==> flow/design.v <==
module main(clk, rst, mem_rdata, mem_addr, mem_wdata, mem_we);
	input clk, rst;
	input [15:0] mem_rdata;       
	output [7:0] mem_addr;
	output [7:0] mem_wdata;
	output mem_we;
	wire PCWrite, IRWrite, S, AdrSrc, MemWrite, RegSrc1, ExtenderShift, RegWrite;
	wire [1:0] RegSrc0, ALUSrcA, ALUSrcB, ResultSrc, ImmSrc;
	wire [3:0] ALUControl;
	wire [3:0] FLAGS;
	wire [15:0] Instr;
	wire [2:0] IMM_VAL_7;
	wire [7:0] IMM_VAL_1;
	assign ImmSrc = Instr[15:14];
	assign IMM_VAL_7 = 7;
	assign IMM_VAL_1 = 1;
	assign mem_we = MemWrite;
	controller CTRL(
		.clk(clk),
		.rst(rst),
		.FLAGS(FLAGS),
		.Instr(Instr),
		.PCWrite(PCWrite),
		.IRWrite(IRWrite),
		.S(S),
		.AdrSrc(AdrSrc),
		.MemWrite(MemWrite),
		.RegSrc1(RegSrc1),
		.ExtenderShift(ExtenderShift),
		.RegWrite(RegWrite),
		.RegSrc0(RegSrc0),
		.ALUSrcA(ALUSrcA),
		.ALUSrcB(ALUSrcB),
		.ResultSrc(ResultSrc),
		.ALUControl(ALUControl)
	);
	datapath DUT(
		AdrSrc,
		PCWrite,
		MemWrite,
		IRWrite,
		RegSrc1,
		ExtenderShift,
		RegWrite,
		clk,
		rst,
		S,
		ALUControl,
		ALUSrcA,
		ALUSrcB,
		IMM_VAL_1,
		IMM_VAL_7,
		ImmSrc,
		RegSrc0,
		ResultSrc,
		mem_rdata,
		FLAGS,
		Instr,
		mem_addr,
		mem_wdata
	);
endmodule
module controller(clk, rst, FLAGS, Instr, PCWrite, IRWrite, S, AdrSrc, MemWrite, RegSrc1, ExtenderShift, RegWrite, RegSrc0, ALUSrcA, ALUSrcB, ResultSrc, ALUControl);
	input clk, rst;
	input [3:0] FLAGS;
	input [15:0] Instr;
	reg [4:0] current_state, next_state;
	output reg PCWrite, IRWrite, S, AdrSrc, MemWrite, RegSrc1, ExtenderShift, RegWrite;
	output reg [1:0] RegSrc0, ALUSrcA, ALUSrcB, ResultSrc;
	output reg [3:0] ALUControl;
	wire [1:0] OP, CMD_00, B_type, B_flag;
	wire [2:0] CMD_01;
	wire logic_op;
	assign OP = Instr[15:14];
	assign CMD_00 = Instr[13:12];  
	assign CMD_01 = Instr[13:11];  
	assign B_type = Instr[13:12];
	assign B_flag = Instr[11:10];
	assign logic_op = (CMD_01 == 3'b000 | CMD_01 == 3'b001 | CMD_01 == 3'b010);
	parameter Fetch = 0;
	parameter Decode = 1;
	parameter MemAdr = 2;
	parameter MemRead = 3;
	parameter MemWB = 4;
	parameter MemW = 5;
	parameter ExecuteR = 6;
	parameter ExecuteI = 7;
	parameter ALUWB = 8;
	parameter Branch = 9;
	parameter BL = 10;
	parameter BI_MemAdr = 11;
	parameter BI_MemRead = 12;
	parameter BI_WritePC = 13;
	parameter BranchWithCondition = 14;
	always @(posedge clk)
	begin: STATE_MEMORY
		if (rst)
			current_state <= Fetch;
		else
			current_state <= next_state;
	end
	always @(*)
	begin: REGSRC_LOGIC
		RegSrc0 = 0;
		RegSrc1 = 0;
		ExtenderShift = 0;
		case (OP)
			2'b00: begin  
				if (Instr[11] == 1) begin
					RegSrc0 = 2;  
					ExtenderShift = 1;
				end
			end
			2'b01: begin  
				if (!logic_op) begin  
					RegSrc0 = 2;  
					ExtenderShift = 1;
				end
			end
			2'b10: begin  
				RegSrc1 = 1;  
			end
			2'b11: begin  
				RegSrc1 = 1;  
			end
		endcase
	end
	always @(*)
	begin: WRITE_CONTROLLER
		IRWrite = 0;
		PCWrite = 0;
		MemWrite = 0;
		RegWrite = 0;
		S = 0;
		case (current_state)
			Fetch: begin
				IRWrite = 1;
				PCWrite = 1;
			end
			Decode: begin
				PCWrite = 1;
				if (OP == 2'b11 && B_type == 2'b01)  
					RegWrite = 1;
			end
			ExecuteR: S = 1;
			ExecuteI: S = 1;
			ALUWB: RegWrite = 1;
			MemW: MemWrite = 1;
			MemWB: RegWrite = 1;
			Branch: PCWrite = 1;
			BL: PCWrite = 1;
			BI_WritePC: PCWrite = 1;
			BranchWithCondition: begin
				case (B_flag)
					2'b00: PCWrite = (FLAGS[2] == 1);  
					2'b01: PCWrite = (FLAGS[2] == 0);  
					2'b10: PCWrite = (FLAGS[1] == 1);  
					2'b11: PCWrite = (FLAGS[1] == 0);  
				endcase
			end
			default: ;
		endcase
	end
	always @(*)
	begin: OUTPUT_LOGIC
		AdrSrc = 0;
		ALUSrcA = 2'b01;
		ALUSrcB = 2'b10;
		ALUControl = 4'b0000;
		ResultSrc = 2'b10;
		case (current_state)
			Fetch: ;  
			Decode: ;  
			ExecuteR: begin 
				ALUSrcA = 0;  
				ALUSrcB = 2'b00;  
				if (OP == 2'b00) begin  
					if (CMD_00 == 2'b01)
						ALUControl = 4'b0001;  
					if (CMD_00 == 2'b10)
						ALUControl = 4'b0001;  
				end
				if (OP == 2'b01) begin  
					if (CMD_01 == 3'b000)  
						ALUControl = 4'b0100;
					if (CMD_01 == 3'b001)  
						ALUControl = 4'b0101;
					if (CMD_01 == 3'b010)  
						ALUControl = 4'b0110;
				end
			end
			ExecuteI: begin
				ALUSrcB = 2'b01;  
				ALUSrcA = 0;  
				if (OP == 2'b00) begin 
					if (CMD_00 == 2'b11)  
						ALUSrcA = 2'b10;  
					if (CMD_00 == 2'b01)
						ALUControl = 4'b0001;  
					if (CMD_00 == 2'b10)
						ALUControl = 4'b0001;  
				end
				if (OP == 2'b01) begin  
					if (CMD_01 == 3'b011)  
						ALUControl = 4'b1000;
					if (CMD_01 == 3'b100)  
						ALUControl = 4'b1001;
					if (CMD_01 == 3'b101)  
						ALUControl = 4'b1010;
					if (CMD_01 == 3'b110)  
						ALUControl = 4'b1011;
					if (CMD_01 == 3'b111)  
						ALUControl = 4'b1100;
				end
			end	
			ALUWB: ResultSrc = 2'b00;
			MemAdr: begin
				if (Instr[12] == 0)  
					ALUSrcA = 2'b00;	 
				else  
					ALUSrcA = 2'b10;	 
				ALUSrcB = 2'b01;
			end
			MemRead: begin
				ResultSrc = 2'b00;
				AdrSrc = 1;
			end
			MemW: begin
				ResultSrc = 2'b00;
				AdrSrc = 1;
			end
			MemWB: ResultSrc = 2'b01;
			Branch, BL, BI_MemAdr, BranchWithCondition: begin
				ALUSrcA = 2'b10;  
				ALUSrcB = 2'b01;  
			end
			BI_MemRead: begin
				ResultSrc = 2'b00;
				AdrSrc = 1;
			end
			BI_WritePC: ResultSrc = 2'b01;
			default: ;
		endcase
	end
	always @(*)
	begin: NEXT_STATE_LOGIC
		next_state = Fetch;
		case (current_state)
			Fetch: next_state = Decode;
			Decode: begin
				case (OP)
					2'b00: next_state = Instr[11] ? ExecuteI : ExecuteR;  
					2'b01: next_state = logic_op ? ExecuteR : ExecuteI;   
					2'b10: next_state = MemAdr;                           
					2'b11: begin  
						case (B_type)
							2'b00: next_state = Branch;
							2'b01: next_state = BL;
							2'b10: next_state = BI_MemAdr;
							2'b11: next_state = BranchWithCondition;
						endcase
					end
				endcase
			end
			ExecuteR, ExecuteI: begin
				if (OP == 2'b00 && CMD_00 == 2'b10)  
					next_state = Fetch;
				else
					next_state = ALUWB;
			end
			MemAdr: next_state = Instr[13] ? MemRead : MemW;
			MemRead: next_state = MemWB;
			BI_MemAdr: next_state = BI_MemRead;
			BI_MemRead: next_state = BI_WritePC;
			default: next_state = Fetch;
		endcase
	end
endmodule
module datapath(
	AdrSrc,
	PcWrite,
	MemWrite,
	IRWrite,
	RegSrc1,
	ExtenderShift,
	RegWrite,
	clk,
	rst,
	S,
	ALUControl,
	ALUSrcA,
	ALUSrcB,
	IMM_VAL_1,
	IMM_VAL_7,
	ImmSrc,
	RegSrc0,
	ResultSrc,
	M,
	FLAGS,
	Instr,
	MemAddr,
	WrittenData
);
input wire	AdrSrc;
input wire	PcWrite;
input wire	MemWrite;
input wire	IRWrite;
input wire	RegSrc1;
input wire	ExtenderShift;
input wire	RegWrite;
input wire	clk;
input wire	rst;
input wire	S;
input wire	[3:0] ALUControl;
input wire	[1:0] ALUSrcA;
input wire	[1:0] ALUSrcB;
input wire	[7:0] IMM_VAL_1;
input wire	[2:0] IMM_VAL_7;
input wire	[1:0] ImmSrc;
input wire	[1:0] RegSrc0;
input wire	[1:0] ResultSrc;
input wire	[15:0] M;
output wire	[3:0] FLAGS;
output wire	[15:0] Instr;
output wire	[7:0] MemAddr;
output wire	[7:0] WrittenData;
wire	[3:0] F;
wire	[3:3] FL;
wire	[15:0] Instr_ALTERA_SYNTHESIZED;
wire	[7:0] SYNTHESIZED_WIRE_0;
wire	[7:0] SYNTHESIZED_WIRE_1;
wire	[7:0] SYNTHESIZED_WIRE_27;
wire	[7:0] SYNTHESIZED_WIRE_3;
wire	[7:0] SYNTHESIZED_WIRE_4;
wire	[7:0] SYNTHESIZED_WIRE_28;
wire	[7:0] SYNTHESIZED_WIRE_29;
wire	[2:0] SYNTHESIZED_WIRE_8;
wire	[2:0] SYNTHESIZED_WIRE_9;
wire	[7:0] SYNTHESIZED_WIRE_12;
wire	[7:0] SYNTHESIZED_WIRE_30;
wire	[7:0] SYNTHESIZED_WIRE_31;
wire	[7:0] SYNTHESIZED_WIRE_16;
wire	[7:0] SYNTHESIZED_WIRE_32;
wire	[7:0] SYNTHESIZED_WIRE_18;
wire	[7:0] SYNTHESIZED_WIRE_22;
wire	[0:7] SYNTHESIZED_WIRE_24;
wire	[0:7] SYNTHESIZED_WIRE_25;
wire	[0:2] SYNTHESIZED_WIRE_26;
assign	WrittenData = SYNTHESIZED_WIRE_32;
assign	SYNTHESIZED_WIRE_24 = 0;
assign	SYNTHESIZED_WIRE_25 = 0;
assign	SYNTHESIZED_WIRE_26 = 0;
alu_with_shifter #(.W(8))	b2v_inst(
	.A(SYNTHESIZED_WIRE_0),
	.B(SYNTHESIZED_WIRE_1),
	.control(ALUControl),
	.N(F[3]),
	.Z(F[2]),
	.CO(F[1]),
	.OVF(F[0]),
	.out(SYNTHESIZED_WIRE_28));
mux_2x1 #(.W(3))	b2v_inst10(
	.sel(RegSrc1),
	.in0(Instr_ALTERA_SYNTHESIZED[2:0]),
	.in1(Instr_ALTERA_SYNTHESIZED[10:8]),
	.out(SYNTHESIZED_WIRE_9));
reg_w_rst_en #(.W(8))	b2v_inst12(
	.clk(clk),
	.rst(rst),
	.en(PcWrite),
	.inp(SYNTHESIZED_WIRE_27),
	.out(SYNTHESIZED_WIRE_29));
reg_w_rst_en #(.W(4))	b2v_inst13(
	.clk(clk),
	.rst(rst),
	.en(S),
	.inp(F),
	.out(FLAGS));
reg_w_res #(.W(8))	b2v_inst14(
	.clk(clk),
	.rst(rst),
	.inp(SYNTHESIZED_WIRE_3),
	.out(SYNTHESIZED_WIRE_22));
reg_w_res #(.W(8))	b2v_inst15(
	.clk(clk),
	.rst(rst),
	.inp(SYNTHESIZED_WIRE_4),
	.out(SYNTHESIZED_WIRE_32));
reg_w_res #(.W(8))	b2v_inst16(
	.clk(clk),
	.rst(rst),
	.inp(SYNTHESIZED_WIRE_28),
	.out(SYNTHESIZED_WIRE_12));
reg_w_res #(.W(8))	b2v_inst18(
	.clk(clk),
	.rst(rst),
	.inp(M[7:0]),
	.out(SYNTHESIZED_WIRE_30));
mux_2x1 #(.W(8))	b2v_inst19(
	.sel(AdrSrc),
	.in0(SYNTHESIZED_WIRE_29),
	.in1(SYNTHESIZED_WIRE_27),
	.out(SYNTHESIZED_WIRE_16));
reg_file_8	b2v_inst2(
	.clk(clk),
	.rst(rst),
	.WE3(RegWrite),
	.A1(SYNTHESIZED_WIRE_8),
	.A2(SYNTHESIZED_WIRE_9),
	.A3(Instr_ALTERA_SYNTHESIZED[10:8]),
	.R7_in(SYNTHESIZED_WIRE_27),
	.WD3(SYNTHESIZED_WIRE_27),
	.RD1(SYNTHESIZED_WIRE_3),
	.RD2(SYNTHESIZED_WIRE_4));
reg_w_rst_en #(.W(16))	b2v_inst20(
	.clk(clk),
	.rst(rst),
	.en(IRWrite),
	.inp(M),
	.out(Instr_ALTERA_SYNTHESIZED));
mux_4x1 #(.W(8))	b2v_inst22(
	.in0(SYNTHESIZED_WIRE_12),
	.in1(SYNTHESIZED_WIRE_30),
	.in2(SYNTHESIZED_WIRE_28),
	.in3(SYNTHESIZED_WIRE_31),
	.sel(ResultSrc),
	.out(SYNTHESIZED_WIRE_27));
assign	MemAddr = SYNTHESIZED_WIRE_16;
extend	b2v_inst4(
	.ImmSrc(ImmSrc),
	.inp(Instr_ALTERA_SYNTHESIZED[11:0]),
	.out(SYNTHESIZED_WIRE_18));
left_shifter	b2v_inst5(
	.en(ExtenderShift),
	.inp(SYNTHESIZED_WIRE_18),
	.rot(Instr_ALTERA_SYNTHESIZED[7:5]),
	.out(SYNTHESIZED_WIRE_31));
mux_4x1 #(.W(8))	b2v_inst7(
	.in0(SYNTHESIZED_WIRE_32),
	.in1(SYNTHESIZED_WIRE_31),
	.in2(IMM_VAL_1),
	.in3(SYNTHESIZED_WIRE_30),
	.sel(ALUSrcB),
	.out(SYNTHESIZED_WIRE_1));
mux_4x1 #(.W(8))	b2v_inst8(
	.in0(SYNTHESIZED_WIRE_22),
	.in1(SYNTHESIZED_WIRE_29),
	.in2(SYNTHESIZED_WIRE_24),
	.in3(SYNTHESIZED_WIRE_25),
	.sel(ALUSrcA),
	.out(SYNTHESIZED_WIRE_0));
mux_4x1 #(.W(3))	b2v_inst9(
	.in0(Instr_ALTERA_SYNTHESIZED[7:5]),
	.in1(IMM_VAL_7),
	.in2(Instr_ALTERA_SYNTHESIZED[10:8]),
	.in3(SYNTHESIZED_WIRE_26),
	.sel(RegSrc0),
	.out(SYNTHESIZED_WIRE_8));
assign	Instr = Instr_ALTERA_SYNTHESIZED;
endmodule
module dec_3x8(inp, out);
	input [2:0] inp;
	output [7:0] out;
	assign out[7] = (inp[2]) & (inp[1]) & (inp[0]);
	assign out[6] = (inp[2]) & (inp[1]) & (~inp[0]);
	assign out[5] = (inp[2]) & (~inp[1]) & (inp[0]);
	assign out[4] = (inp[2]) & (~inp[1]) & (~inp[0]);
	assign out[3] = (~inp[2]) & (inp[1]) & (inp[0]);
	assign out[2] = (~inp[2]) & (inp[1]) & (~inp[0]);
	assign out[1] = (~inp[2]) & (~inp[1]) & (inp[0]);
	assign out[0] = (~inp[2]) & (~inp[1]) & (~inp[0]);
endmodule
module mux_2x1 #(parameter W=8)(in0, in1, sel, out);
	input [W-1:0] in0, in1;
	input sel;
	output reg [W-1:0] out;
	always @(in0, in1, sel)
		case(sel)
			1'b0: out = in0;
			1'b1: out = in1;
		endcase
endmodule
module mux_4x1 #(parameter W=8)(in0, in1, in2, in3, sel, out);
	input [W-1:0] in0, in1, in2, in3;
	input [1:0] sel;
	output reg [W-1:0] out;
	always @(in0, in1, in2, in3, sel)
		case(sel)
			2'b00: out = in0;
			2'b01: out = in1;
			2'b10: out = in2;
			2'b11: out = in3;
		endcase
endmodule
module mux_8x1 #(parameter W=8)(in0, in1, in2, in3, in4, in5, in6, in7, sel, out);
	input [W-1:0] in0, in1, in2, in3, in4, in5, in6, in7;
	input [2:0] sel;
	wire [W-1:0] middle_out0, middle_out1;
	output [W-1:0] out;
	mux_4x1 #(W) mux1 (in0, in1, in2, in3, sel[1:0], middle_out0);
	mux_4x1 #(W) mux2 (in4, in5, in6, in7, sel[1:0], middle_out1);
	mux_2x1 #(W) mux3 (middle_out0, middle_out1, sel[2], out);
endmodule
module reg_w_res #(parameter W=8) (clk, rst, inp, out);
	input clk, rst;
	input [W-1:0] inp;
	output reg [W-1:0] out;
	always @(posedge clk)
	begin
		if (rst) begin
			out <= 0;
		end else begin
			out <= inp;
		end
	end
endmodule
module reg_w_rst_en #(parameter W=8) (clk, rst, en, inp, out);
	input clk, rst, en;
	input [W-1:0] inp;
	output reg [W-1:0] out;
	always @(posedge clk)
	begin
		if (rst) begin
			out <= 0;
		end else if (en) begin
			out <= inp;
		end
	end
endmodule
module bit_8_reg_w_rst_en #(parameter D=0) (clk, rst, en, inp, out);
	input clk, rst, en;
	input [7:0] inp;
	output reg [7:0] out;
	always @(posedge clk)
	begin
		if (rst) begin
			out <= D;
		end else if (en) begin
			out <= inp;
		end
	end
endmodule
module reg_file_8(clk, rst, A1, A2, A3, WD3, R7_in, RD1, RD2, WE3);
	input clk, rst, WE3;
	input[2:0] A1, A2, A3;
	input[7:0] WD3, R7_in;
	output [7:0] RD1, RD2;
	wire [7:0] R_OUT[7:0];
	wire [7:0] DEC_WR_OUT, WRITE_SELECT;
	dec_3x8 dec_write_en(.inp(A3), .out(DEC_WR_OUT));
	assign WRITE_SELECT[0] = DEC_WR_OUT[0] & WE3;
	assign WRITE_SELECT[1] = DEC_WR_OUT[1] & WE3;
	assign WRITE_SELECT[2] = DEC_WR_OUT[2] & WE3;
	assign WRITE_SELECT[3] = DEC_WR_OUT[3] & WE3;
	assign WRITE_SELECT[4] = DEC_WR_OUT[4] & WE3;
	assign WRITE_SELECT[5] = DEC_WR_OUT[5] & WE3;
	assign WRITE_SELECT[6] = DEC_WR_OUT[6] & WE3;
	assign WRITE_SELECT[7] = DEC_WR_OUT[7] & WE3;
	bit_8_reg_w_rst_en #(0) R0(.clk(clk), .rst(rst), .en(WRITE_SELECT[0]), .inp(WD3), .out(R_OUT[0]));
	bit_8_reg_w_rst_en #(1) R1(.clk(clk), .rst(rst), .en(WRITE_SELECT[1]), .inp(WD3), .out(R_OUT[1]));
	bit_8_reg_w_rst_en #(2) R2(.clk(clk), .rst(rst), .en(WRITE_SELECT[2]), .inp(WD3), .out(R_OUT[2]));
	bit_8_reg_w_rst_en #(3) R3(.clk(clk), .rst(rst), .en(WRITE_SELECT[3]), .inp(WD3), .out(R_OUT[3]));
	bit_8_reg_w_rst_en #(4) R4(.clk(clk), .rst(rst), .en(WRITE_SELECT[4]), .inp(WD3), .out(R_OUT[4]));
	bit_8_reg_w_rst_en #(5) R5(.clk(clk), .rst(rst), .en(WRITE_SELECT[5]), .inp(WD3), .out(R_OUT[5]));
	bit_8_reg_w_rst_en #(6) R6(.clk(clk), .rst(rst), .en(WRITE_SELECT[6]), .inp(WD3), .out(R_OUT[6]));
	bit_8_reg_w_rst_en #(0) R7(.clk(clk), .rst(rst), .en(WRITE_SELECT[7]), .inp(R7_in), .out(R_OUT[7]));
	mux_8x1 #(8) mux_A1(R_OUT[0], R_OUT[1], R_OUT[2], R_OUT[3],
								 R_OUT[4], R_OUT[5], R_OUT[6], R_OUT[7],
								 A1, RD1);
	mux_8x1 #(8) mux_A2(R_OUT[0], R_OUT[1], R_OUT[2], R_OUT[3],
								 R_OUT[4], R_OUT[5], R_OUT[6], R_OUT[7],
								 A2, RD2);
endmodule
module extend(inp, out, ImmSrc);
	input [11:0] inp;
	input [1:0] ImmSrc;
	output reg [7:0] out;
	always @(inp, ImmSrc)
	begin
		case (ImmSrc)
			2'b10: out = {2'b0, inp[11], inp[4:0]};  
			2'b11: out = {2'b0, inp[5:0]};           
			default: out = {3'b0, inp[4:0]};         
		endcase
	end
endmodule
module left_shifter(inp, rot, en, out);
	input [7:0] inp;
	input [2:0] rot;
	input en;
	output reg [7:0] out;
	always @(*)
	begin
	if (en)
	begin
		out = inp << rot;
	end
	else
		out = inp;
	end
endmodule
module alu_with_shifter #(parameter W=8)(A, B, out, control, N, Z, CO, OVF);
	input [W-1:0] A, B;
	input [3:0] control;
	output reg N,Z,CO,OVF;
	output reg [W-1:0] out;
	reg [2*W-1:0] A_A;
	always @(*)
	begin
		CO = 0;
		OVF = 0;
		out = 0;
		A_A = 0;
		case(control)
		4'b0000:	begin  
					{CO, out} = A + B;
					OVF = (A[W-1] ~^ B[W-1]) & (A[W-1] ^ out[W-1]);
					end
		4'b0001:	begin  
					{CO, out} = A - B;
					OVF = (A[W-1] ^ out[W-1]) & (A[W-1] ^ B[W-1]);
					end
		4'b0010:	begin  
					{CO, out} = B - A;
					OVF = (B[W-1] ^ out[W-1]) & (A[W-1] ^ B[W-1]);
					end
		4'b0011:	out = A & (~B);
		4'b0100:	out = A & B;   
		4'b0101:	out = A | B;   
		4'b0110:	out = A ^ B;   
		4'b0111:	out = A ~^ B;
		4'b1000: begin  
					A_A = {A,A};
					A_A = A_A << B;
					out = A_A[2*W-1:W];
					end
		4'b1001: begin  
					A_A = {A,A};
					A_A = A_A >> B;
					out = A_A[W-1:0];
					end
		4'b1010: out = A << B;    
		4'b1011: out = A >> B;    
		4'b1100: out = A >>> B;   
		default: out = 0;
		endcase
		N = out[W-1];
		Z = (out == 0);
	end
endmodule
Memo
Re: synthesis data of main

Reports on main
Module main before and after one edit of its RTL, step after step.
"before" refers to lines of the RTL above, "after" to lines of the edited file.
"delta" is "after" less "before", of the values as shown; "change_rel_pct" is that difference over "before", in percent.
Operators: Yosys type, input widths -> output width; for muxes data width and select width s.
Library cell names are shortened.
{"block": "design", "design": "main", "clock": "clk", "lib": "sky130hd", "corner": "tt_025C_1v80"}

Edit of the RTL
The edit as a unified diff against the file above.
A script made this edit. It was not meant as an optimisation and need not keep what the design does.
begin of diff
@@ -546,5 +546,5 @@
 	input[7:0] WD3, R7_in;
 	output [7:0] RD1, RD2;
-	wire [7:0] R_OUT[7:0];
+	wire [7:0] R_OUT[3:0];
 	wire [7:0] DEC_WR_OUT, WRITE_SELECT;
 	dec_3x8 dec_write_en(.inp(A3), .out(DEC_WR_OUT));
end of diff

Elaborated design
Counts by Yosys on the flattened word-level netlist (proc, flatten, opt, wreduce). Print and check cells are left out.
{"block": "op_classes", "element": "n_mul", "before": 0, "after": 0, "delta": 0}
{"block": "op_classes", "element": "mux", "before": 59, "after": 57, "delta": -2, "change_rel_pct": -3.39}
{"block": "op_classes", "element": "add_sub_neg", "before": 3, "after": 3, "delta": 0, "change_rel_pct": 0.00}
{"block": "op_classes", "element": "compare", "before": 0, "after": 0, "delta": 0}
{"block": "op_classes", "element": "div", "before": 0, "after": 0, "delta": 0}
{"block": "op_classes", "element": "n_logic", "before": 45, "after": 33, "delta": -12, "change_rel_pct": -26.67}
{"block": "op_classes", "element": "shift", "before": 6, "after": 6, "delta": 0, "change_rel_pct": 0.00}
{"block": "op_classes", "element": "n_eq", "before": 60, "after": 60, "delta": 0, "change_rel_pct": 0.00}
{"block": "op_classes", "element": "n_reduce_logical", "before": 26, "after": 26, "delta": 0, "change_rel_pct": 0.00}
{"block": "ops", "cell": "$and 1x1->1", "before": 23, "after": 13, "delta": -10, "change_rel_pct": -43.48}
{"block": "ops", "cell": "$not 1->1", "before": 9, "after": 7, "delta": -2, "change_rel_pct": -22.22}
{"block": "ops", "cell": "$pmux 8 s4", "before": 6, "after": 4, "delta": -2, "change_rel_pct": -33.33}
{"block": "ops", "cell": "$pmux 8 s2", "before": 3, "after": 1, "delta": -2, "change_rel_pct": -66.67}
{"block": "ops", "cell": "$mux 8", "before": 1, "after": 3, "delta": 2, "change_rel_pct": 200.00}
Unchanged operator kinds not shown: 58.
{"block": "word_totals", "element": "memories", "before": 0, "after": 0, "delta": 0}
{"block": "word_totals", "element": "rom_bits", "before": 0, "after": 0, "delta": 0}
{"block": "word_totals", "element": "clocked_rd_ports_x_width", "before": 0, "after": 0, "delta": 0}
{"block": "word_totals", "element": "latchBits", "before": 0, "after": 0, "delta": 0}
{"block": "word_totals", "element": "wordCells", "before": 215, "after": 197, "delta": -18, "change_rel_pct": -8.37}
{"block": "word_totals", "element": "register_bits", "before": 128, "after": 96, "delta": -32, "change_rel_pct": -25.00}
{"block": "word_totals", "element": "mem_bits_rw", "before": 0, "after": 0, "delta": 0}

Longest topological paths
Depth = most cells in a row (Yosys ltp): at word level without a register or memory, in the mapped netlist without a sequential cell, where the memories' decode and read muxes count.
{"block": "depth", "element": "word_depth", "before": 15, "after": 15, "delta": 0, "change_rel_pct": 0.00}
{"block": "depth", "element": "ABC_AREA", "before": "0", "after": "0"}
{"block": "depth", "element": "ltp_mapped", "before": 21, "after": 20, "delta": -1, "change_rel_pct": -4.76}
{"block": "depth", "element": "depth_no_buf", "before": 18, "after": 18, "delta": 0, "change_rel_pct": 0.00}

Netlist
Yosys stat after the flow's synthesis: flattened, memories mapped to cells. It holds for the ABC_AREA given above (unset counts as 0); a run with the other value may have another netlist.
{"block": "synth_totals", "element": "mapped_cells", "before": 1192, "after": 881, "delta": -311, "change_rel_pct": -26.09}
{"block": "synth_totals", "element": "seq_area_mm2", "before": 0.0027426, "after": 0.002102, "delta": -0.0006406, "change_rel_pct": -23.36}
{"block": "synth_totals", "element": "buffers", "before": 93, "after": 52, "delta": -41, "change_rel_pct": -44.09}
{"block": "synth_totals", "element": "flip_flops", "before": 137, "after": 105, "delta": -32, "change_rel_pct": -23.36}
{"block": "synth_totals", "element": "yosys_area_mm2", "before": 0.0093965, "after": 0.0072219, "delta": -0.0021746, "change_rel_pct": -23.14}
{"block": "types", "cell_type": "nand2_1", "before": 145, "after": 56, "delta": -89, "change_rel_pct": -61.38}
{"block": "types", "cell_type": "o21ai_0", "before": 87, "after": 27, "delta": -60, "change_rel_pct": -68.97}
{"block": "types", "cell_type": "dfxtp_1", "before": 137, "after": 105, "delta": -32, "change_rel_pct": -23.36}
{"block": "types", "cell_type": "a31oi_1", "before": 52, "after": 23, "delta": -29, "change_rel_pct": -55.77}
{"block": "types", "cell_type": "a21oi_1", "before": 85, "after": 60, "delta": -25, "change_rel_pct": -29.41}
{"block": "types", "cell_type": "clkbuf_1", "before": 60, "after": 36, "delta": -24, "change_rel_pct": -40.00}
{"block": "types", "cell_type": "nor3_1", "before": 28, "after": 47, "delta": 19, "change_rel_pct": 67.86}
{"block": "types", "cell_type": "a211oi_1", "before": 13, "after": 30, "delta": 17, "change_rel_pct": 130.77}
{"block": "types", "cell_type": "and2_1", "before": 9, "after": 26, "delta": 17, "change_rel_pct": 188.89}
{"block": "types", "cell_type": "nand3_1", "before": 35, "after": 20, "delta": -15, "change_rel_pct": -42.86}
{"block": "types", "cell_type": "or3_1", "before": 15, "after": 4, "delta": -11, "change_rel_pct": -73.33}
{"block": "types", "cell_type": "a311oi_1", "before": 17, "after": 10, "delta": -7, "change_rel_pct": -41.18}
{"block": "types", "cell_type": "nor2b_1", "before": 17, "after": 24, "delta": 7, "change_rel_pct": 41.18}
{"block": "types", "cell_type": "nor4_1", "before": 3, "after": 10, "delta": 7, "change_rel_pct": 233.33}
{"block": "types", "cell_type": "buf_2", "before": 15, "after": 10, "delta": -5, "change_rel_pct": -33.33}
{"block": "types", "cell_type": "and3_1", "before": 14, "after": 9, "delta": -5, "change_rel_pct": -35.71}
{"block": "types", "cell_type": "nand2b_1", "before": 14, "after": 9, "delta": -5, "change_rel_pct": -35.71}
{"block": "types", "cell_type": "o21bai_1", "before": 8, "after": 3, "delta": -5, "change_rel_pct": -62.50}
Unchanged cell types not shown: 16.
Not every row of either side is listed.
By module: a second synthesis without flattening, with its own total; a netlist apart from the flattened one above.
{"block": "unflattened", "element": "hier_cells", "before": 1082, "after": 977, "delta": -105, "change_rel_pct": -9.70}
{"block": "unflattened", "element": "area_unflattened_mm2", "before": 0.0104075, "after": 0.0092989, "delta": -0.0011086, "change_rel_pct": -10.65}
Rows give one instance, submodules left out.
{"block": "by_module_before", "mod": "alu_with_shifter #(W=8)", "mod_seq_area_mm2": 0, "instances": 1, "mod_area_mm2": 0.0030054, "cells": 451}
{"block": "by_module_before", "mod": "mux_4x1 #(W=8)", "mod_seq_area_mm2": 0, "instances": 7, "mod_area_mm2": 0.0001964, "cells": 10}
{"block": "by_module_before", "mod": "reg_w_res #(W=8)", "mod_seq_area_mm2": 0.0001602, "instances": 4, "mod_area_mm2": 0.0002102, "cells": 16}
{"block": "by_module_before", "mod": "controller", "mod_seq_area_mm2": 0.0003003, "instances": 1, "mod_area_mm2": 0.000792, "cells": 93}
{"block": "by_module_before", "mod": "reg_w_rst_en #(W=16)", "mod_seq_area_mm2": 0.0003203, "instances": 1, "mod_area_mm2": 0.0005806, "cells": 52}
{"block": "by_module_before", "mod": "bit_8_reg_w_rst_en #(D=0)", "mod_seq_area_mm2": 0.0001602, "instances": 2, "mod_area_mm2": 0.0002853, "cells": 26}
{"block": "by_module_before", "mod": "mux_2x1 #(W=8)", "mod_seq_area_mm2": 0, "instances": 3, "mod_area_mm2": 0.0001314, "cells": 9}
{"block": "by_module_before", "mod": "left_shifter", "mod_seq_area_mm2": 0, "instances": 1, "mod_area_mm2": 0.0003628, "cells": 43}
{"block": "by_module_before", "mod": "bit_8_reg_w_rst_en #(D=3)", "mod_seq_area_mm2": 0.0001602, "instances": 1, "mod_area_mm2": 0.0002928, "cells": 26}
{"block": "by_module_before", "mod": "bit_8_reg_w_rst_en #(D=5)", "mod_seq_area_mm2": 0.0001602, "instances": 1, "mod_area_mm2": 0.0002928, "cells": 26}
{"block": "by_module_before", "mod": "bit_8_reg_w_rst_en #(D=6)", "mod_seq_area_mm2": 0.0001602, "instances": 1, "mod_area_mm2": 0.0002928, "cells": 26}
{"block": "by_module_before", "mod": "bit_8_reg_w_rst_en #(D=1)", "mod_seq_area_mm2": 0.0001602, "instances": 1, "mod_area_mm2": 0.0002903, "cells": 26}
{"block": "by_module_before", "mod": "bit_8_reg_w_rst_en #(D=2)", "mod_seq_area_mm2": 0.0001602, "instances": 1, "mod_area_mm2": 0.0002903, "cells": 26}
{"block": "by_module_before", "mod": "bit_8_reg_w_rst_en #(D=4)", "mod_seq_area_mm2": 0.0001602, "instances": 1, "mod_area_mm2": 0.0002903, "cells": 26}
before: Modules not listed: 10.
{"block": "by_module_after", "mod": "alu_with_shifter #(W=8)", "mod_seq_area_mm2": 0, "instances": 1, "mod_area_mm2": 0.0030792, "cells": 453}
{"block": "by_module_after", "mod": "mux_4x1 #(W=8)", "mod_seq_area_mm2": 0, "instances": 7, "mod_area_mm2": 0.0001964, "cells": 10}
{"block": "by_module_after", "mod": "reg_w_res #(W=8)", "mod_seq_area_mm2": 0.0001602, "instances": 4, "mod_area_mm2": 0.0002102, "cells": 16}
{"block": "by_module_after", "mod": "controller", "mod_seq_area_mm2": 0.0003003, "instances": 1, "mod_area_mm2": 0.000792, "cells": 93}
{"block": "by_module_after", "mod": "reg_w_rst_en #(W=16)", "mod_seq_area_mm2": 0.0003203, "instances": 1, "mod_area_mm2": 0.0005806, "cells": 52}
{"block": "by_module_after", "mod": "mux_2x1 #(W=8)", "mod_seq_area_mm2": 0, "instances": 3, "mod_area_mm2": 0.0001314, "cells": 9}
{"block": "by_module_after", "mod": "left_shifter", "mod_seq_area_mm2": 0, "instances": 1, "mod_area_mm2": 0.0003628, "cells": 43}
{"block": "by_module_after", "mod": "bit_8_reg_w_rst_en #(D=3)", "mod_seq_area_mm2": 0.0001602, "instances": 1, "mod_area_mm2": 0.0002928, "cells": 26}
{"block": "by_module_after", "mod": "bit_8_reg_w_rst_en #(D=1)", "mod_seq_area_mm2": 0.0001602, "instances": 1, "mod_area_mm2": 0.0002903, "cells": 26}
{"block": "by_module_after", "mod": "bit_8_reg_w_rst_en #(D=2)", "mod_seq_area_mm2": 0.0001602, "instances": 1, "mod_area_mm2": 0.0002903, "cells": 26}
{"block": "by_module_after", "mod": "bit_8_reg_w_rst_en #(D=0)", "mod_seq_area_mm2": 0.0001602, "instances": 1, "mod_area_mm2": 0.0002853, "cells": 26}
{"block": "by_module_after", "mod": "reg_w_rst_en #(W=8)", "mod_seq_area_mm2": 0.0001602, "instances": 1, "mod_area_mm2": 0.0002853, "cells": 26}
{"block": "by_module_after", "mod": "reg_w_rst_en #(W=4)", "mod_seq_area_mm2": 0.0000801, "instances": 1, "mod_area_mm2": 0.0001401, "cells": 13}
{"block": "by_module_after", "mod": "mux_4x1 #(W=3)", "mod_seq_area_mm2": 0, "instances": 1, "mod_area_mm2": 0.0000788, "cells": 3}
after: Modules not listed: 7.

Timing after synthesis
Path of least setup slack by OpenSTA after synthesis, without wires, with an ideal clock, recovery checks aside; 20% of the period is set as input and as output delay. Where synthesis merged equal registers, the netlist keeps one of their names.
{"block": "synth_path", "element": "kind", "before": "reg-to-output", "after": "reg-to-output"}
{"block": "synth_path", "element": "from", "before": "register CTRL.current_state", "after": "register DUT.b2v_inst20.out[12]"}
{"block": "synth_path", "element": "to", "before": "output port mem_addr[4]", "after": "output port mem_addr[6]"}
{"block": "synth_path", "element": "clock_period_ns", "before": 5.5, "after": 5.5, "delta": 0.0, "change_rel_pct": 0.00}
{"block": "synth_path", "element": "delay_ns", "before": 4.058, "after": 3.963, "delta": -0.095, "change_rel_pct": -2.34}
{"block": "synth_path", "element": "launch_ns", "before": 0.000, "after": 0.000, "delta": 0.000}
{"block": "synth_path", "element": "t_required_ns", "before": 4.400, "after": 4.400, "delta": 0.000, "change_rel_pct": 0.00}
{"block": "synth_path", "element": "arrival_time_ns", "before": 4.058, "after": 3.963, "delta": -0.095, "change_rel_pct": -2.34}
{"block": "synth_path", "element": "stages", "before": 21, "after": 20, "delta": -1, "change_rel_pct": -4.76}
{"block": "synth_path", "element": "path_slack_ns", "before": 0.342, "after": 0.437, "delta": 0.095}
{"block": "synth_path", "element": "output_delay_ns", "before": 1.100, "after": 1.100, "delta": 0.000, "change_rel_pct": 0.00}
{"block": "synth_path", "element": "period_less_setup_slack_ns", "before": 5.158, "after": 5.063, "delta": -0.095, "change_rel_pct": -1.84}
"delay_ns" = arrival - input delay + setup time.
At an output port there is no setup time.
"stages" counts driving pins, that of a launching flip-flop among them; a cell with two outputs on the path counts twice.
"period_less_setup_slack_ns" is the clock period less the worst setup slack; recovery checks do not enter. This is arithmetic on one report: input and output delays are still those of the set period (20% each).
An end named without its bit number is one bit of that signal or, where synthesis recoded a state register, one of its new flip-flops.
Between the ends stands the longest chain of elaborated cells between them, by number of cells; it is not shown to be the way that was timed. Of several equally long chains one is given.
Each line given opens the expression or statement behind the cell; cells for indexed reads and writes are added by Yosys, which also makes memories of some case tables.
{"block": "synth_between_before", "cell_sequence": "dfxtp_1 > or4_4 > buf_6 > nor2_8 > buf_8 > nand2_1 > o21ai_1 > clkbuf_1 > ha_1 > clkbuf_1 > nand2b_1 > a2bb2oi_1 > mux2i_1 > xnor2_1 > a222oi_1 > o41ai_2 > a21oi_1 > and3_4 > o221a_1 > buf_6 > a21oi_1", "elab_chain_cells": 10, "cells_between": 69, "classes_between": "add/sub (3); eq/ne (34); shift (5); mux (10); logic (7); reduce/logical (10)"}
{"block": "synth_rtl_before", "element": "start: declaration", "line_no": 67, "text": "reg [4:0] current_state, next_state;"}
{"block": "synth_rtl_before", "element": "start: assignment", "line_no": 98, "text": "current_state <= Fetch;"}
{"block": "synth_rtl_before", "element": "start: assignment", "line_no": 100, "text": "current_state <= next_state;"}
{"block": "synth_rtl_before", "element": "$eq 5x4->1", "line_no": 171, "text": "case (current_state)"}
{"block": "synth_rtl_before", "element": "$reduce_or 4->1", "line_no": 171}
{"block": "synth_rtl_before", "element": "$pmux 2 s4", "line_no": 171}
{"block": "synth_rtl_before", "element": "$eq 2x2->1", "line_no": 488, "text": "case(sel)"}
{"block": "synth_rtl_before", "element": "$reduce_or 2->1"}
{"block": "synth_rtl_before", "element": "$pmux 8 s3", "line_no": 488}
{"block": "synth_rtl_before", "element": "$sub 8x8->9", "line_no": 624, "text": "{CO, out} = B - A;"}
{"block": "synth_rtl_before", "element": "$pmux 8 s13", "line_no": 614, "text": "case(control)"}
{"block": "synth_rtl_before", "element": "$pmux 8 s4", "line_no": 488}
{"block": "synth_rtl_before", "element": "$pmux 8 s2", "line_no": 478, "text": "case(sel)"}
{"block": "synth_rtl_before", "element": "end: declaration", "line_no": 4, "text": "output [7:0] mem_addr;"}
{"block": "synth_between_after", "cell_sequence": "dfxtp_1 > clkbuf_1 > nand2b_1 > a21o_1 > buf_2 > nand4b_1 > a31oi_2 > inv_2 > buf_2 > buf_2 > fa_1 > a21o_1 > a21o_1 > a31oi_1 > o221a_2 > o22ai_1 > a211oi_1 > nand4_1 > nand2_1 > a21oi_1", "elab_chain_cells": 15, "cells_between": 71, "classes_between": "add/sub (3); eq/ne (25); shift (5); mux (26); logic (8); reduce/logical (4)"}
{"block": "synth_rtl_after", "element": "start: declaration", "line_no": 520, "text": "output reg [W-1:0] out;"}
{"block": "synth_rtl_after", "element": "start: assignment", "line_no": 524, "text": "out <= 0;"}
{"block": "synth_rtl_after", "element": "start: assignment", "line_no": 526, "text": "out <= inp;"}
{"block": "synth_rtl_after", "element": "$eq 2x1->1", "line_no": 198, "text": "if (CMD_00 == 2'b01)"}
{"block": "synth_rtl_after", "element": "$mux 1", "line_no": 198}
{"block": "synth_rtl_after", "element": "$mux 1", "line_no": 200, "text": "if (CMD_00 == 2'b10)"}
{"block": "synth_rtl_after", "element": "$mux 4", "line_no": 195, "text": "if (OP == 2'b00) begin"}
{"block": "synth_rtl_after", "element": "$mux 4", "line_no": 204, "text": "if (CMD_01 == 3'b011)"}
{"block": "synth_rtl_after", "element": "$mux 4", "line_no": 206, "text": "if (CMD_01 == 3'b100)"}
{"block": "synth_rtl_after", "element": "$mux 4", "line_no": 208, "text": "if (CMD_01 == 3'b101)"}
{"block": "synth_rtl_after", "element": "$mux 4", "line_no": 210, "text": "if (CMD_01 == 3'b110)"}
{"block": "synth_rtl_after", "element": "$mux 4", "line_no": 212, "text": "if (CMD_01 == 3'b111)"}
{"block": "synth_rtl_after", "element": "$mux 4", "line_no": 203, "text": "if (OP == 2'b01) begin"}
{"block": "synth_rtl_after", "element": "$pmux 4 s2", "line_no": 171, "text": "case (current_state)"}
{"block": "synth_rtl_after", "element": "$eq 4x4->1", "line_no": 614, "text": "case(control)"}
{"block": "synth_rtl_after", "element": "$pmux 8 s13", "line_no": 614}
{"block": "synth_rtl_after", "element": "$pmux 8 s4", "line_no": 488, "text": "case(sel)"}
{"block": "synth_rtl_after", "element": "$pmux 8 s2", "line_no": 478, "text": "case(sel)"}
{"block": "synth_rtl_after", "element": "end: declaration", "line_no": 4, "text": "output [7:0] mem_addr;"}

Worst path after layout
From the final timing report of the runs of pair A: the path of least setup slack in the routed layout; clock arrival at registers is part of the times.
{"block": "layout_path", "element": "kind", "before": "reg-to-output", "after": "reg-to-output"}
{"block": "layout_path", "element": "from", "before": "register CTRL.current_state", "after": "register CTRL.current_state"}
{"block": "layout_path", "element": "to", "before": "output port mem_addr[6]", "after": "output port mem_addr[6]"}
{"block": "layout_path", "element": "arrival_time_ns", "before": 4.35, "after": 4.24, "delta": -0.11, "change_rel_pct": -2.53}
{"block": "layout_path", "element": "clock_period_ns", "before": 5.5, "after": 5.5, "delta": 0.0, "change_rel_pct": 0.00}
{"block": "layout_path", "element": "path_slack_ns", "before": 0.05, "after": 0.16, "delta": 0.11}
{"block": "layout_path", "element": "launch_ns", "before": 0.43, "after": 0.35, "delta": -0.08, "change_rel_pct": -18.60}
{"block": "layout_path", "element": "output_delay_ns", "before": 1.10, "after": 1.10, "delta": 0.00, "change_rel_pct": 0.00}
{"block": "layout_path", "element": "stages", "before": 23, "after": 20, "delta": -3, "change_rel_pct": -13.04}
{"block": "layout_path", "element": "t_required_ns", "before": 4.40, "after": 4.40, "delta": 0.00, "change_rel_pct": 0.00}
An end named without its bit number is one bit of that signal or, where synthesis recoded a state register, one of its new flip-flops.
Between the ends stands the longest chain of elaborated cells between them, by number of cells; it is not shown to be the way that was timed. Of several equally long chains one is given.
{"block": "layout_between_before", "cell_sequence": "dfxtp_2 > or4_4 > buf_6 > nor2_8 > o21ai_2 > nand2_2 > buf_6 > ha_4 > inv_2 > fa_2 > nand3_2 > a21oi_1 > o21a_1 > nor2_2 > o32a_1 > a31oi_2 > a211o_1 > nor3_2 > buf_4 > a211o_1 > a31oi_1 > buf_4 > buf_6", "elab_chain_cells": 10, "cells_between": 69, "classes_between": "add/sub (3); eq/ne (34); shift (5); mux (10); logic (7); reduce/logical (10)"}
{"block": "layout_rtl_before", "element": "start: declaration", "line_no": 67, "text": "reg [4:0] current_state, next_state;"}
{"block": "layout_rtl_before", "element": "start: assignment", "line_no": 98, "text": "current_state <= Fetch;"}
{"block": "layout_rtl_before", "element": "start: assignment", "line_no": 100, "text": "current_state <= next_state;"}
{"block": "layout_rtl_before", "element": "$eq 5x4->1", "line_no": 171, "text": "case (current_state)"}
{"block": "layout_rtl_before", "element": "$reduce_or 4->1", "line_no": 171}
{"block": "layout_rtl_before", "element": "$pmux 2 s4", "line_no": 171}
{"block": "layout_rtl_before", "element": "$eq 2x2->1", "line_no": 488, "text": "case(sel)"}
{"block": "layout_rtl_before", "element": "$reduce_or 2->1"}
{"block": "layout_rtl_before", "element": "$pmux 8 s3", "line_no": 488}
{"block": "layout_rtl_before", "element": "$sub 8x8->9", "line_no": 624, "text": "{CO, out} = B - A;"}
{"block": "layout_rtl_before", "element": "$pmux 8 s13", "line_no": 614, "text": "case(control)"}
{"block": "layout_rtl_before", "element": "$pmux 8 s4", "line_no": 488}
{"block": "layout_rtl_before", "element": "$pmux 8 s2", "line_no": 478, "text": "case(sel)"}
{"block": "layout_rtl_before", "element": "end: declaration", "line_no": 4, "text": "output [7:0] mem_addr;"}
{"block": "layout_between_after", "cell_sequence": "dfxtp_1 > or4_4 > buf_4 > nor2_1 > a32o_2 > inv_1 > ha_1 > inv_1 > fa_2 > a21o_1 > a21o_1 > a31oi_2 > nor2b_2 > a211oi_2 > o22ai_2 > a211oi_2 > nand4_1 > nand2_1 > a21oi_1 > clkbuf_2", "elab_chain_cells": 10, "cells_between": 69, "classes_between": "add/sub (3); eq/ne (34); shift (5); mux (10); logic (7); reduce/logical (10)"}
{"block": "layout_rtl_after", "element": "start: declaration", "line_no": 67, "text": "reg [4:0] current_state, next_state;"}
{"block": "layout_rtl_after", "element": "start: assignment", "line_no": 98, "text": "current_state <= Fetch;"}
{"block": "layout_rtl_after", "element": "start: assignment", "line_no": 100, "text": "current_state <= next_state;"}
{"block": "layout_rtl_after", "element": "$eq 5x4->1", "line_no": 171, "text": "case (current_state)"}
{"block": "layout_rtl_after", "element": "$reduce_or 4->1", "line_no": 171}
{"block": "layout_rtl_after", "element": "$pmux 2 s4", "line_no": 171}
{"block": "layout_rtl_after", "element": "$eq 2x2->1", "line_no": 488, "text": "case(sel)"}
{"block": "layout_rtl_after", "element": "$reduce_or 2->1"}
{"block": "layout_rtl_after", "element": "$pmux 8 s3", "line_no": 488}
{"block": "layout_rtl_after", "element": "$sub 8x8->9", "line_no": 624, "text": "{CO, out} = B - A;"}
{"block": "layout_rtl_after", "element": "$pmux 8 s13", "line_no": 614, "text": "case(control)"}
{"block": "layout_rtl_after", "element": "$pmux 8 s4", "line_no": 488}
{"block": "layout_rtl_after", "element": "$pmux 8 s2", "line_no": 478, "text": "case(sel)"}
{"block": "layout_rtl_after", "element": "end: declaration", "line_no": 4, "text": "output [7:0] mem_addr;"}

Flow runs
Both versions went through the flow (Yosys, OpenROAD) with the same settings in each pair. Constraints: input delay and output delay 20% of the set period each, output load 0.01 pF.
{"block": "flow_settings_pair_A", "period_ns": 5.5, "CAP_MARGIN": 20, "CORE_MARGIN": 2, "CORE_UTILIZATION": 40, "SLEW_MARGIN": 20}
{"block": "results_pair_A", "element": "power_w", "before": 0.003291, "after": 0.002178, "delta": -0.001113, "change_rel_pct": -33.82}
{"block": "results_pair_A", "element": "clock_period_reached_ns", "before": 5.448, "after": 5.342, "delta": -0.106, "change_rel_pct": -1.95}
{"block": "results_pair_A", "element": "yosys.chip_area_mm2", "before": 0.0093965, "after": 0.0072219, "delta": -0.0021746, "change_rel_pct": -23.14}
{"block": "results_pair_A", "element": "die_mm2", "before": 0.0247339, "after": 0.0191463, "delta": -0.0055876, "change_rel_pct": -22.59}
{"block": "results_pair_A", "element": "finalCellArea_mm2", "before": 0.0117538, "after": 0.0085932, "delta": -0.0031606, "change_rel_pct": -26.89}
{"block": "results_pair_A", "element": "tns_setup_ns", "before": 0.000, "after": 0.000, "delta": 0.000}
{"block": "results_pair_A", "element": "worstSetupSlack_ns", "before": 0.052, "after": 0.158, "delta": 0.106}
{"block": "flow_settings_pair_B", "CAP_MARGIN": 0, "CELL_PAD_IN_SITES_GLOBAL_PLACEMENT": 1, "CORE_MARGIN": 7, "CORE_UTILIZATION": 43, "MAX_ROUTING_LAYER": "met5", "SETUP_SLACK_MARGIN": -0.61, "TNS_END_PERCENT": 85, "period_ns": 6.74, "SLEW_MARGIN": 20}
{"block": "results_pair_B", "element": "power_w", "before": 0.002404, "after": 0.001672, "delta": -0.000732, "change_rel_pct": -30.45}
{"block": "results_pair_B", "element": "clock_period_reached_ns", "before": 6.743, "after": 6.908, "delta": 0.165, "change_rel_pct": 2.45}
{"block": "results_pair_B", "element": "yosys.chip_area_mm2", "before": 0.0093965, "after": 0.0072219, "delta": -0.0021746, "change_rel_pct": -23.14}
{"block": "results_pair_B", "element": "die_mm2", "before": 0.0261873, "after": 0.0206195, "delta": -0.0055678, "change_rel_pct": -21.26}
{"block": "results_pair_B", "element": "finalCellArea_mm2", "before": 0.0105464, "after": 0.0080778, "delta": -0.0024686, "change_rel_pct": -23.41}
{"block": "results_pair_B", "element": "tns_setup_ns", "before": -0.003, "after": -0.168, "delta": -0.165}
{"block": "results_pair_B", "element": "worstSetupSlack_ns", "before": -0.003, "after": -0.168, "delta": -0.165}
"clock_period_reached_ns" is the run's clock period less its worst setup slack. It is reckoned from that one timing run; input and output delays stay at 20% of the period that was set.
"power_w": no workload was simulated; the value follows from the tool's default switching activity.
